==> flow/design.v <==
module lcd_ctrl(clk, reset, datain, cmd, cmd_valid, dataout, output_valid, busy);
input           clk;
input           reset;
input   [7:0]   datain;
input   [2:0]   cmd;
input           cmd_valid;
output reg [7:0]   dataout;
output reg         output_valid;
output reg         busy;
reg cur_state,next_state;  
reg [5:0] img_counter;     
reg [2:0] row,col;         
reg [2:0] row_t,col_t;         
reg [5:0] out_pos;          
reg [2:0] cmd_reg;         
reg [7:0] data_buff[35:0];  
localparam REFLASH     = 3'd0;
localparam LOAD_DATA   = 3'd1;
localparam SHIFT_RIGHT = 3'd2;
localparam SHIFT_LEFT  = 3'd3;
localparam SHIFT_UP    = 3'd4;
localparam SHIFT_DOWN  = 3'd5;
localparam WAIT_CMD = 1'b0;
localparam PROCESS  = 1'b1;
always @ ( posedge clk or posedge reset ) begin    
    if (reset)  
        cur_state <= WAIT_CMD;
    else
        cur_state <= next_state;
end 
always @ ( * ) begin     
    case ( cur_state )
        WAIT_CMD : begin
            if ( cmd_valid )
                next_state = PROCESS;
            else
                next_state = WAIT_CMD;
        end
        PROCESS : begin
            if ( ( cmd_reg == REFLASH ) && img_counter[5:3] == 3'd2 && img_counter[2:0] == 3'd2 )
                next_state = WAIT_CMD;
            else
                next_state = PROCESS;
        end
    endcase
end
always @ (*) begin   
    row_t = row + img_counter[5:3];
    col_t = col + img_counter[2:0];
    out_pos = row_t * 6'd6 + col_t;
end
always @ ( posedge clk or posedge reset ) begin   
    if (reset) begin
        row <= 3'd2;
        col <= 3'd2;
        dataout <= 8'd0;
        output_valid <= 1'd0;
        busy <= 1'd0;
        cmd_reg <= REFLASH;
        img_counter <= 6'd0;
    end
    else begin
        if ( cur_state == WAIT_CMD ) begin
            if ( cmd_valid ) begin
                cmd_reg <= cmd;
                busy <= 1'd1;
            end
            img_counter <= 6'd0;
            output_valid <= 1'd0;
        end
        else begin
            case ( cmd_reg )
                REFLASH : begin
                    dataout <= data_buff[out_pos];
                    if ( img_counter[2:0] == 3'd2 ) begin
                        img_counter[5:3] <= img_counter[5:3] + 1'd1;
                        img_counter[2:0] <= 3'd0;
                    end
                    else begin
                        img_counter <= img_counter + 6'd1;
                    end
                    if ( img_counter[5:3] == 3'd2 && img_counter[2:0] == 3'd2 ) begin
                        busy <= 1'd0;
                    end
                    output_valid <= 1'd1;
                end
                LOAD_DATA : begin
                    if (img_counter == 6'd35) begin
                        img_counter <= 6'd0;
                        cmd_reg <= REFLASH;
                    end
                    else
                        img_counter <= img_counter + 6'd1;
                    data_buff[img_counter] <= datain;
                    row <= 3'd2;
                    col <= 3'd2;
                end
                SHIFT_RIGHT : begin
                    if ( col != 3'd3 )
                        col <= col + 3'd1;
                    cmd_reg <= REFLASH;
                end
                SHIFT_LEFT : begin
                    if ( col != 3'd0 )
                        col <= col - 3'd1;
                    cmd_reg <= REFLASH;
                end
                SHIFT_UP : begin
                    if ( row != 3'd0 )
                        row <= row - 3'd1;
                    cmd_reg <= REFLASH;
                end
                default : begin  
                    if ( row != 3'd3 )
                        row <= row + 3'd1;
                    cmd_reg <= REFLASH;
                end
            endcase
        end
    end
end
endmodule
Reports on lcd_ctrl
Tool output for the design above, in the order of the flow.
Line numbers count from 1 in the design file above.
Cell names lack the library's common part.
Not given: --
- top module: lcd_ctrl
- clock input: clk
- library: sky130hd
- corner: tt_025C_1v80

After elaboration
Yosys after proc, flatten, opt, wreduce and memory -nomap, before mapping. Print and check cells are not counted. Equal cells are merged and count once.
- bitwise logic cells at 3
- noted reduce/logical cells: 53
- noted $mul: 1
- mux-type cells at 28
- noted $add $sub $neg: 9
- equality and inequality tests: 86
- operators with widths (cell ; count):
    case mux 8 bit (select 36 bit) ; 1
    == test 6 x 5 -> 1 bit with constant B ; 32
    AND reduction 4 bit ; 38
    == test 6 x 4 -> 1 bit with constant B ; 16
    == test 6 x 3 -> 1 bit with constant B ; 8
    == test 6 bit with constant B ; 8
    two-way mux 3 bit ; 13
    == test 6 x 2 -> 1 bit with constant B ; 4
    case mux 3 bit (select 3 bit) ; 2
    case mux 3 bit (select 2 bit) ; 3
    == test 3 x 2 -> 1 bit with constant B ; 4
    nonzero test 3 bit ; 4
    == test 6 x 1 -> 1 bit with constant B ; 2
    logical NOT 6 bit ; 2
    multiplier 3 x 2 -> 5 bit with constant B ; 1
    adder 3 x 1 -> 3 bit with constant B ; 3
    inequality test 2 bit with constant B ; 4
    two-way mux 1 bit ; 8
    subtractor 3 x 1 -> 3 bit with constant B ; 2
    inequality test 3 x 2 -> 1 bit with constant B ; 2
    adder 3 bit ; 2
    AND reduction 3 bit ; 2
    adder 6 x 1 -> 6 bit with constant B ; 1
    adder 6 x 3 -> 6 bit ; 1
    inequality test 2 x 1 -> 1 bit with constant B ; 2
    logical AND 1 bit ; 3
    inverter 1 bit ; 3
    == test 3 x 1 -> 1 bit with constant B ; 1
Not listed: further kinds 8, cells in them 8.
- bits in registers at 314
- word-level cells: 224

Depth
Yosys ltp: most cells in a row. Word level: on the elaborated netlist, between registers, memories and ports. Mapped: between sequential cells and ports; inverters and the memories' decode and read muxes count.
- depth after elaboration at 5
- ABC_AREA at 0
- mapped depth at 16
- mapped depth without buffers: 15

Netlist
Yosys stat after the flow's synthesis: flattened, memories mapped to cells. It holds for the ABC_AREA given above (unset counts as 0); a run with the other value may have another netlist.
The area totals of this step are shown rounded.
- cell types (cell ; count):
    edfxtp_1 ; 288
    dfrtp_1 ; 24
    mux4_2 ; 25
    nand2_1 ; 84
    mux2_2 ; 20
    nand3_1 ; 37
    mux2i_1 ; 18
    nor2_1 ; 45
    ha_1 ; 13
    o21ai_0 ; 27
    clkbuf_1 ; 35
    a22oi_1 ; 17
    fa_1 ; 6
    a21oi_1 ; 23
    and3_1 ; 18
    nand4_1 ; 17
    nor3_1 ; 20
    o21ai_1 ; 19
Not listed: further types 59, cells in them 187.
- cell count at 923
- chip area (Yosys): 13600 µm²
- buffers: 45
- flip-flops: 314
- noted area of sequential cells: 9300 µm²

Worst setup path after synthesis
Source: OpenSTA report_checks on the synthesized netlist (no wires, ideal clock, input and output delay 20% of the period each), path of least setup slack; recovery checks are left aside. Register names are those of the netlist, which keeps one name where synthesis merged equal registers.
- kind: register -> register
- from: reg row[1]
- to: reg dataout[1]
- buffers on the path at 1
- clock period: 4.5 ns
- path delay: 4.123 ns
- driving pins on the path: 14
- setup time at 0.126 ns
- arrival at 3.997 ns
- launch time at the first pin: 0.000 ns
- required time: 4.374 ns
- path slack: 0.377 ns
- synthesis period reached: 4.123 ns
"path delay" = arrival - input delay + setup time.
"driving pins on the path": output pins that drive a net of the path, with the launching flip-flop's if there is one; two outputs of one cell count as two.
"synthesis period reached" = period - worst setup slack (recovery checks aside). The figure is calculated, with input and output delays left at 20% of the set period.
The rows between start and end are the longest chain of elaborated cells between them; the timing report does not say that the signal goes this way. Where chains are equally long, one stands for them.
A line is the first line of the expression or statement that the cell stems from. Yosys adds cells for indexed reads and writes and turns some case tables into memories.
A register here has more assigning lines than the two given.
- cell sequence: dfstp_2 inv_1 fa_1 inv_1 ha_1 inv_1 fa_1 xor2_1 clkbuf_1 mux4_2 a32oi_1 nand4_4 nor4b_4 o21ai_1
- noted length of the longest elaborated chain: 5
- elaborated cells between the ends (all ways): 40
- source lines of those cells at 3
- RTL lines, path after synthesis (item ; line ; source):
    from (decl) ; 12 ; reg [2:0] row,col;
    from (assign) ; 110 ; row <= row - 3'd1;
    from (assign) ; 115 ; row <= row + 3'd1;
    adder 3 bit ; 48 ; row_t = row + img_counter[5:3];
    multiplier 3 x 2 -> 5 bit ; 50 ; out_pos = row_t * 6'd6 + col_t;
    adder 6 x 3 -> 6 bit ; 50 ;
    == test 6 bit ; 74 ; dataout <= data_buff[out_pos];
    case mux 8 bit (select 36 bit) ; 74 ;
    to (assign) ; 56 ; dataout <= 8'd0;
    to (assign) ; 74 ;
    to (decl) ; 7 ; output reg [7:0]   dataout;

Worst path after layout
From the final timing report of flow run 1: the path of least setup slack in the routed layout; clock arrival at registers is part of the times.
- kind: register -> register
- from: reg img_counter[3]
- to: reg dataout[4]
- clock period: 5.45 ns
- required time: 5.83 ns
- setup time at 0.13 ns
- buffers on the path at 0
- driving pins on the path: 16
- arrival at 5.28 ns
- launch time at the first pin: 0.52 ns
- path slack: 0.55 ns
The rows between start and end are the longest chain of elaborated cells between them; the timing report does not say that the signal goes this way. Where chains are equally long, one stands for them.
A register here has more assigning lines than the two given.
- cell sequence: dfrtp_2 ha_1 inv_1 fa_1 inv_1 ha_1 inv_1 fa_1 nor2b_1 xnor2_1 a21oi_4 nor3_2 a31oi_1 o211ai_1 nor4b_1 o21ai_1
- noted length of the longest elaborated chain: 5
- elaborated cells between the ends (all ways): 40
- source lines of those cells at 3
- RTL lines, path post-layout (item ; line ; source):
    from (decl) ; 11 ; reg [5:0] img_counter;
    from (assign) ; 76 ; img_counter[5:3] <= img_counter[5:3] + 1'd1;
    from (assign) ; 80 ; img_counter <= img_counter + 6'd1;
    adder 3 bit ; 48 ; row_t = row + img_counter[5:3];
    multiplier 3 x 2 -> 5 bit ; 50 ; out_pos = row_t * 6'd6 + col_t;
    adder 6 x 3 -> 6 bit ; 50 ;
    == test 6 bit ; 74 ; dataout <= data_buff[out_pos];
    case mux 8 bit (select 36 bit) ; 74 ;
    to (assign) ; 56 ; dataout <= 8'd0;
    to (assign) ; 74 ;
    to (decl) ; 7 ; output reg [7:0]   dataout;

## Implementation results

Below are 4 stored runs of the flow (Yosys, OpenROAD; platform sky130hd) on lcd_ctrl, each with its settings and what was measured, unordered. Constraints: input delay and output delay 20% of the set period each, output load 0.01 pF.
"achieved clock period" is the run's clock period less its worst setup slack. It is reckoned from that one timing run; input and output delays stay at 20% of the period that was set.
"time on the worst setup path" = time allowed to the worst setup path (clock period - input delay - output delay, where it has them) - its slack; a late launch clock adds to it, a late capture clock takes from it.
Results are given in rounded form.

Flow run 1
Settings were CAP_MARGIN = 5; CELL_PAD_IN_SITES_DETAIL_PLACEMENT = 1; CORE_MARGIN = 9; CORE_UTILIZATION = 21; CTS_CLUSTER_SIZE = 68; GPL_ROUTABILITY_DRIVEN = 0; HOLD_SLACK_MARGIN = -0.04; MAX_ROUTING_LAYER = met4; PLACE_DENSITY = 0.63; SETUP_SLACK_MARGIN = 0.32; SLEW_MARGIN = 40; period_ns = 5.45
- noted the setup TNS: 0.000 ns
- standard-cell area after routing at 16100 µm²
- noted the achieved clock period: 4.899 ns
- area inside the die boundary at 74400 µm²
- utilization after layout at 25.3%
- netlist area reported by Yosys at 13600 µm²
- worst hold slack in the final report at 0.492 ns
- time on the worst setup path at 4.90 ns
- worst path kind: register -> register
- lowest setup slack at 0.551 ns

Flow run 2
Settings were ABC_AREA = 1; CAP_MARGIN = 30; CELL_PAD_IN_SITES_DETAIL_PLACEMENT = 2; CORE_UTILIZATION = 45; CTS_CLUSTER_DIAMETER = 364; CTS_CLUSTER_SIZE = 38; GPL_ROUTABILITY_DRIVEN = 1; HOLD_SLACK_MARGIN = 0.2; MAX_ROUTING_LAYER = met4; SETUP_SLACK_MARGIN = 0.66; SLEW_MARGIN = 10; TNS_END_PERCENT = 10; period_ns = 4.5; CORE_MARGIN = 2
- noted the setup TNS: -0.386 ns
- standard-cell area after routing at 17300 µm²
- noted the achieved clock period: 4.681 ns
- area inside the die boundary at 32600 µm²
- utilization after layout at 56.4%
- netlist area reported by Yosys at 14000 µm²
- worst hold slack in the final report at 0.545 ns
- time on the worst setup path at 4.68 ns
- worst path kind: register -> register
- lowest setup slack at -0.181 ns

Flow run 3
Settings were period_ns = 4.5; CAP_MARGIN = 20; CORE_MARGIN = 2; CORE_UTILIZATION = 40; SLEW_MARGIN = 20
- noted the setup TNS: 0.000 ns
- standard-cell area after routing at 16000 µm²
- noted the achieved clock period: 4.353 ns
- area inside the die boundary at 35600 µm²
- utilization after layout at 47.8%
- netlist area reported by Yosys at 13600 µm²
- worst hold slack in the final report at 0.498 ns
- time on the worst setup path at 4.35 ns
- worst path kind: register -> register
- lowest setup slack at 0.147 ns

Flow run 4
Settings were CTS_CLUSTER_DIAMETER = 364; GPL_ROUTABILITY_DRIVEN = 0; SLEW_MARGIN = 10; TNS_END_PERCENT = 10; period_ns = 4.5; CAP_MARGIN = 20; CORE_MARGIN = 2; CORE_UTILIZATION = 40
- noted the setup TNS: 0.000 ns
- standard-cell area after routing at 15700 µm²
- noted the achieved clock period: 4.427 ns
- area inside the die boundary at 35600 µm²
- utilization after layout at 46.9%
- netlist area reported by Yosys at 13600 µm²
- worst hold slack in the final report at 0.487 ns
- time on the worst setup path at 4.43 ns
- worst path kind: register -> register
- lowest setup slack at 0.073 ns
